==> flow/design.v <==
`timescale 10ns/1ns
module servo( input clk, input rst, output reg PWM, input [1:0]boton_cambiar_grados );
integer contador;
integer frecuencia;
integer auxContador;
reg C;
always@(posedge clk) begin
if (rst) begin
	PWM<=0;
	contador<=0;
end else begin
PWM<=~boton_cambiar_grados;
	auxContador=auxContador+1;
	if(boton_cambiar_grados==1)
		begin
				contador<= contador +1;                      
				if (contador< 75_000) 
				begin
					PWM <= 1;
				end
				else
				if (contador < 1_900_000)  
				begin
				PWM <= 0;
				end
	end			
	else if(boton_cambiar_grados==2)
		begin
				contador<= contador +1;                      
				if (contador<150_000)  
				begin
					PWM <= 1;
				end
				else
				if (contador < 1_850_000)  
				begin
				PWM <= 0;
				end
	end	
	else if(boton_cambiar_grados==3)
		begin
				contador<= contador +1;                      
				if (contador<240_000)	 
				begin
					PWM <= 1;
				end
				else
				if (contador < 1_800_000)  
				begin
				PWM <= 0;
				end
	end
	if(contador >=2_100_000)  
	begin
		contador <= 0;
	end			
end
end
 endmodule 
module ultrasonido1(input ultra, input clk, input rst, input echo, output reg done, output reg trigger, output reg [15:0] distance);
	parameter divH = 1000; 
	parameter divL = 2000;
	integer countF;
	integer countEcho;
	always @(posedge clk) begin 
		if (rst | ultra) 
		begin 
			countF <= 0;
			trigger <= 0;
		end 
		else 
		begin
			countF <= countF +1;  
			if (countF < divH+1)
				trigger <= 1;
			else
			if (countF < divL+1)
				trigger <= 0;
			else 
				countF <= 0;
		end
	end
	always @(posedge clk) begin
		if (rst) begin
			countEcho <= 0;
			done <= 0;
			distance <= 0;
		end
		else if (echo == 1) begin
			countEcho <= countEcho +1;
			done <= 0;
		end
		else
		begin
			if (echo == 0 & countEcho != 0)	
				distance <= (~countEcho*340)/2000000;
				countEcho <=0;
				done <= 1; 	
		end
	end
endmodule
`timescale 10ns/1ns
 module radar(  input clk, input rst, input echo, input [1:0] boton_cambiar_grados, output done, output trigger,
 output [15:0] distance, output PWM, input ultra);
 servo   servo( .clk (clk), .rst(rst), .PWM(PWM), .boton_cambiar_grados(boton_cambiar_grados));
 ultrasonido1 ultrasonido2( .ultra(ultra), .clk(clk), .rst(rst),  .echo(echo), .done(done), .trigger(trigger),.distance(distance));
 endmodule
Wiki page: radar / tool data

Step by step through the tools: radar
Tool output for the design above before and after an edit, in the order of the flow. "before" refers to lines of the RTL above, "after" to lines of the edited file. "difference": "after" minus "before" as printed here. Library cell names are shortened. A cell with - has no value.

Design top: radar. Clock port: clk. Standard-cell library: sky130hd. Library corner: tt_025C_1v80.

The edit
Unified diff, file above to edited file. The edit is scripted: it alters the design's behaviour and was not made to optimise anything.

```diff
@@ -82,10 +82,5 @@
 	end
 	always @(posedge clk) begin
-		if (rst) begin
-			countEcho <= 0;
-			done <= 0;
-			distance <= 0;
-		end
-		else if (echo == 1) begin
+		if (echo == 1) begin
 			countEcho <= countEcho +1;
 			done <= 0;
```

Word-level counts
Yosys after proc, flatten, opt, wreduce and memory -nomap, before mapping. Memory bits, and registers merged into a memory's read port (data or address), are not among the register bits. Print and check cells are not counted. Equal cells are merged and count once.

Word-level totals: flip-flop bits (word level) (before 115, after 115, difference 0); input bits (before 6, after 6, difference 0); output and inout bits (before 19, after 19, difference 0); cells after elaboration (before 52, after 51, difference -1).

Operators by class: add/subtract/negate cells (before 3, after 3, difference 0); multiply operators (before 1, after 1, difference 0); divide/modulo/power cells (before 1, after 1, difference 0); $lt $le $gt $ge (before 9, after 9, difference 0); equal/unequal tests (before 3, after 3, difference 0); mux-type cells (before 17, after 17, difference 0); bitwise logic cells (before 5, after 5, difference 0); reduce/logical cells (before 6, after 5, difference -1).

Operator list: 2-bit OR reduction (before 2, after 1, difference -1).

Unchanged operator kinds not shown: 21.

Logic depth
Longest topological path by Yosys (ltp), each cell counted once; first at word level (registers and memories cut), then after technology mapping (sequential cells cut; the memories' decode and read muxes count).

Depth: word-level depth (before 6, after 6, difference 0); ABC_AREA (before 0, after 0); mapped depth (before 79, after 78, difference -1); gate-level depth less buffers (before 65, after 65, difference 0).

Netlist
The flow's flattened synthesis, as Yosys stat reports it; memories are mapped. The netlist is that of the ABC_AREA named above (0 if unset); the other value can give another one.

Synthesis totals: mapped cells (before 2725, after 2620, difference -105); chip area (Yosys) (um^2) (before 20289.5, after 19482.4, difference -807.1); sequential area (um^2) (before 2302.2, after 2462.4, difference +160.2); flip-flops (before 115, after 115, difference 0); buffer cells (before 107, after 89, difference -18).

Cell types: nand2_1 (before 187, after 213, difference +26); nor2_1 (before 307, after 287, difference -20); xor2_1 (before 82, after 100, difference +18); a211oi_1 (before 40, after 22, difference -18); dfxtp_1 (before 115, after 99, difference -16); edfxtp_1 (before 0, after 16, difference +16); buf_2 (before 27, after 12, difference -15); xnor2_1 (before 185, after 198, difference +13); o31ai_1 (before 16, after 29, difference +13); o21ai_0 (before 93, after 105, difference +12); nand4_1 (before 51, after 63, difference +12); a31oi_1 (before 48, after 36, difference -12); nand3_1 (before 114, after 104, difference -10); clkbuf_1 (before 65, after 55, difference -10); a21o_1 (before 28, after 18, difference -10); a2bb2oi_1 (before 12, after 2, difference -10); nor4_1 (before 47, after 38, difference -9); o2111ai_1 (before 17, after 9, difference -8).

Unchanged cell types not shown: 26. The list need not be complete. The figures by module come from a second, unflattened synthesis with its own total; it is not the netlist above.

Unflattened totals: cells (unflattened synthesis) (before 2639, after 2560, difference -79); area total of the unflattened synthesis (um^2) (before 19476.2, after 19230.9, difference -245.3).

Rows give one instance, submodules left out.

Modules, before: ultrasonido1 (instances 1, cells 2416, area 17601.9 um^2, sequential area 1641.6 um^2); servo (instances 1, cells 223, area 1874.3 um^2, sequential area 660.6 um^2); radar (instances 1, cells 0, area 0.0 um^2, sequential area 0.0 um^2).

Modules, after: ultrasonido1 (instances 1, cells 2337, area 17356.6 um^2, sequential area 1801.7 um^2); servo (instances 1, cells 223, area 1874.3 um^2, sequential area 660.6 um^2); radar (instances 1, cells 0, area 0.0 um^2, sequential area 0.0 um^2).

Worst setup path after synthesis
Path of least setup slack by OpenSTA after synthesis, without wires, with an ideal clock, recovery checks aside; 20% of the period is set as input and as output delay. Where synthesis merged equal registers, the netlist keeps one of their names.

Timing path post-synthesis: path kind (before register -> register, after register -> register); start point (before register ultrasonido2.countEcho[10], after register ultrasonido2.countEcho[7]); end point (before register ultrasonido2.distance[10], after register ultrasonido2.distance[8]); period (ns) (before 25.0, after 25.0, difference 0.0); library setup time (ns) (before 0.128, after 0.268, difference +0.140); time at the first pin (ns) (before 0.000, after 0.000, difference 0.000); arrival (ns) (before 17.149, after 17.190, difference +0.041); required time (ns) (before 24.872, after 24.732, difference -0.140); path slack (ns) (before 7.723, after 7.542, difference -0.181); path delay (ns) (before 17.277, after 17.458, difference +0.181); stages (before 71, after 73, difference +2); buffers on the path (before 5, after 7, difference +2); synthesis period reached (ns) (before 17.277, after 17.458, difference +0.181).

"path delay" is the arrival time less input delay plus setup time. "stages": output pins that drive a net of the path, with the launching flip-flop's if there is one; two outputs of one cell count as two. "synthesis period reached" is the clock period less the worst setup slack; recovery checks do not enter. This is arithmetic on one report: input and output delays are still those of the set period (20% each). Between the ends stands the longest chain of elaborated cells between them, by number of cells; it is not shown to be the way that was timed. Of several equally long chains one is given. Each line given opens the expression or statement behind the cell; cells for indexed reads and writes are added by Yosys, which also makes memories of some case tables. A register here has more assigning lines than the two given.

On the way, post-synthesis, before:
Cell sequence: dfxtp_1 > inv_1 > ha_1 > ha_1 > fa_1 > inv_1 > fa_1 > inv_1 > ha_1 > buf_2 > a21o_1 > o21bai_1 > a32o_1 > o311ai_2 > nand3_1 > a311oi_1 > o32ai_1 > nor4bb_1 > [35 not listed] > o41a_1 > a211o_1 > a31o_4 > nand2_4 > mux2i_1 > o21a_1 > nor2_1 > nor3_1 > mux2_1 > nor4b_4 > and2_1 > ha_1 > and3_1 > a31oi_1 > xnor2_1 > nor2_1 > a21oi_1 > nor2_1. The entry for cells in the longest elaborated chain reads 3. For elaborated cells between the ends (all ways) the number is 6. RTL lines with such cells: 2. Those cells by class: 1 x mul; 1 x div; 2 x logic; 2 x reduce/logical.

RTL lines, path post-synthesis, before: from (decl) (line 64) `integer countEcho;`; from (assign) (line 85) `countEcho <= 0;`; from (assign) (line 90) `countEcho <= countEcho +1;`; 32-bit NOT (line 96) `distance <= (~countEcho*340)/2000000;`; 32-bit by 8-bit multiplier with 30-bit output (line 96); 32-bit by 22-bit divider with 32-bit output (line 96); to (assign) (line 87) `distance <= 0;`; to (assign) (line 96); to (decl) (line 60) `module ultrasonido1(input ultra, input clk, input rst, input echo, output reg done, output reg trigger, output ...`.

after: The path ends at the data pin of a flip-flop with enable; ways to the enable are not counted.

On the way, post-synthesis, after:
Cell sequence: dfxtp_1 > inv_1 > ha_1 > ha_1 > fa_1 > inv_1 > fa_1 > inv_1 > ha_1 > clkbuf_1 > a21oi_1 > o21ai_0 > a211oi_1 > o21bai_1 > and2_1 > buf_2 > or4_1 > buf_2 > [37 not listed] > o21a_2 > nor2_4 > buf_6 > o22ai_1 > a221oi_1 > nor3b_2 > a21oi_1 > a211o_1 > nor2b_2 > nand2_2 > xnor2_1 > a2111o_1 > a31o_1 > and2_1 > ha_1 > nand3_1 > o21ai_0 > xnor2_1. The entry for cells in the longest elaborated chain reads 3. For elaborated cells between the ends (all ways) the number is 3. RTL lines with such cells: 1. Those cells by class: 1 x mul; 1 x div; 1 x logic.

RTL lines, path post-synthesis, after: from (decl) (line 64) `integer countEcho;`; from (assign) (line 85) `countEcho <= countEcho +1;`; from (assign) (line 92) `countEcho <=0;`; 32-bit NOT (line 91) `distance <= (~countEcho*340)/2000000;`; 32-bit by 8-bit multiplier with 30-bit output (line 91); 32-bit by 22-bit divider with 32-bit output (line 91); to (assign) (line 91); to (decl) (line 60) `module ultrasonido1(input ultra, input clk, input rst, input echo, output reg done, output reg trigger, output ...`.

Worst path after layout
Path of least setup slack in the final report of each run of set A (OpenROAD, finished layout, wires in). Where an end is a register, its clock arrival counts in the times.

Timing path after layout: path kind (before register -> register, after register -> register); start point (before register ultrasonido2.countEcho[18], after register ultrasonido2.countEcho[10]); end point (before register ultrasonido2.distance[8], after register ultrasonido2.distance[8]); period (ns) (before 25.0, after 25.0, difference 0.0); library setup time (ns) (before 0.14, after 0.27, difference +0.13); time at the first pin (ns) (before 0.41, after 0.43, difference +0.02); arrival (ns) (before 23.12, after 23.22, difference +0.10); required time (ns) (before 25.26, after 25.15, difference -0.11); path slack (ns) (before 2.14, after 1.93, difference -0.21); stages (before 66, after 68, difference +2); buffers on the path (before 0, after 2, difference +2).

Between the ends stands the longest chain of elaborated cells between them, by number of cells; it is not shown to be the way that was timed. Of several equally long chains one is given. A register here has more assigning lines than the two given.

On the way, after layout, before:
Cell sequence: dfxtp_1 > inv_1 > ha_1 > ha_1 > fa_1 > inv_1 > fa_1 > inv_1 > ha_1 > a21oi_1 > o21ba_1 > o21ai_0 > a21oi_1 > nand3_1 > nand2_2 > o211ai_1 > nand3b_1 > nor4_4 > [30 not listed] > xnor2_1 > nand4_2 > a31o_4 > nand2_4 > mux2i_1 > o21a_1 > nor2_1 > nor3_1 > mux2_1 > nor4b_4 > and2_1 > ha_1 > and3_1 > nor2_1 > xnor2_1 > nor2_1 > a21oi_1 > nor2_1. The entry for cells in the longest elaborated chain reads 3. For elaborated cells between the ends (all ways) the number is 6. RTL lines with such cells: 2. Those cells by class: 1 x mul; 1 x div; 2 x logic; 2 x reduce/logical.

RTL lines, path after layout, before: from (decl) (line 64) `integer countEcho;`; from (assign) (line 85) `countEcho <= 0;`; from (assign) (line 90) `countEcho <= countEcho +1;`; 32-bit NOT (line 96) `distance <= (~countEcho*340)/2000000;`; 32-bit by 8-bit multiplier with 30-bit output (line 96); 32-bit by 22-bit divider with 32-bit output (line 96); to (assign) (line 87) `distance <= 0;`; to (assign) (line 96); to (decl) (line 60) `module ultrasonido1(input ultra, input clk, input rst, input echo, output reg done, output reg trigger, output ...`.

after: The path ends at the data pin of a flip-flop with enable; ways to the enable are not counted.

On the way, after layout, after:
Cell sequence: dfxtp_1 > inv_1 > ha_1 > ha_1 > fa_1 > inv_1 > fa_1 > inv_1 > ha_1 > a21oi_1 > o21a_1 > o22ai_1 > o21ai_1 > nand3_1 > nand2_1 > a32oi_1 > buf_2 > a2111oi_1 > [32 not listed] > buf_4 > clkinv_1 > nor2_4 > nor2_2 > a221oi_1 > nor3b_2 > a21oi_1 > a211o_1 > nor2b_2 > nand2_2 > xnor2_1 > a2111o_1 > a31o_1 > and2_1 > ha_1 > nand3_1 > o21ai_0 > xnor2_1. The entry for cells in the longest elaborated chain reads 3. For elaborated cells between the ends (all ways) the number is 3. RTL lines with such cells: 1. Those cells by class: 1 x mul; 1 x div; 1 x logic.

RTL lines, path after layout, after: from (decl) (line 64) `integer countEcho;`; from (assign) (line 85) `countEcho <= countEcho +1;`; from (assign) (line 92) `countEcho <=0;`; 32-bit NOT (line 91) `distance <= (~countEcho*340)/2000000;`; 32-bit by 8-bit multiplier with 30-bit output (line 91); 32-bit by 22-bit divider with 32-bit output (line 91); to (assign) (line 91); to (decl) (line 60) `module ultrasonido1(input ultra, input clk, input rst, input echo, output reg done, output reg trigger, output ...`.

Flow runs
Both versions went through the flow (Yosys, OpenROAD) with the same settings in each pair. Constraints: input delay and output delay 20% of the set period each, output load 0.01 pF.

Settings, set A:
The entry for period_ns reads 25.0. Under CAP_MARGIN stands 20. The entry for CORE_MARGIN reads 2. The entry for CORE_UTILIZATION reads 40. The entry for SLEW_MARGIN reads 20.

Final reports, set A: synthesis area (um^2) (before 20289.5, after 19482.4, difference -807.1); overall die area (um^2) (before 52541.8, after 50487.8, difference -2054.0); standard-cell area after routing (um^2) (before 21687.0, after 20838.7, difference -848.3); utilization in the final report (%) (before 43.3, after 43.5, difference +0.2); smallest setup slack (ns) (before 2.140, after 1.932, difference -0.208); final setup TNS (ns) (before 0.000, after 0.000, difference 0.000); lowest hold slack (ns) (before 0.459, after 0.496, difference +0.037); period achieved (ns) (before 22.860, after 23.068, difference +0.208).

Settings, set B:
Under CAP_MARGIN stands 20. The entry for CORE_MARGIN reads 8. The entry for CORE_UTILIZATION reads 29. The figure for GPL_ROUTABILITY_DRIVEN is 0. The figure for GPL_TIMING_DRIVEN is 0. MIN_ROUTING_LAYER: met1. For PLACE_DENSITY_LB_ADDON the number is 0.07. For SETUP_SLACK_MARGIN the number is -2.0. Under TNS_END_PERCENT stands 65. The entry for period_ns reads 22.4. The entry for SLEW_MARGIN reads 20.

Final reports, set B: synthesis area (um^2) (before 20289.5, after 19482.4, difference -807.1); overall die area (um^2) (before 78683.1, after 75729.5, difference -2953.6); standard-cell area after routing (um^2) (before 22271.4, after 21479.4, difference -792.0); utilization in the final report (%) (before 32.0, after 32.2, difference +0.2); smallest setup slack (ns) (before -0.303, after -0.358, difference -0.055); final setup TNS (ns) (before -0.491, after -1.744, difference -1.253); lowest hold slack (ns) (before 0.454, after 0.499, difference +0.045); period achieved (ns) (before 22.703, after 22.758, difference +0.055).

By "period achieved" is meant the clock period of the run minus its worst setup slack. This is arithmetic on one report: input and output delays are still those of the set period (20% each).
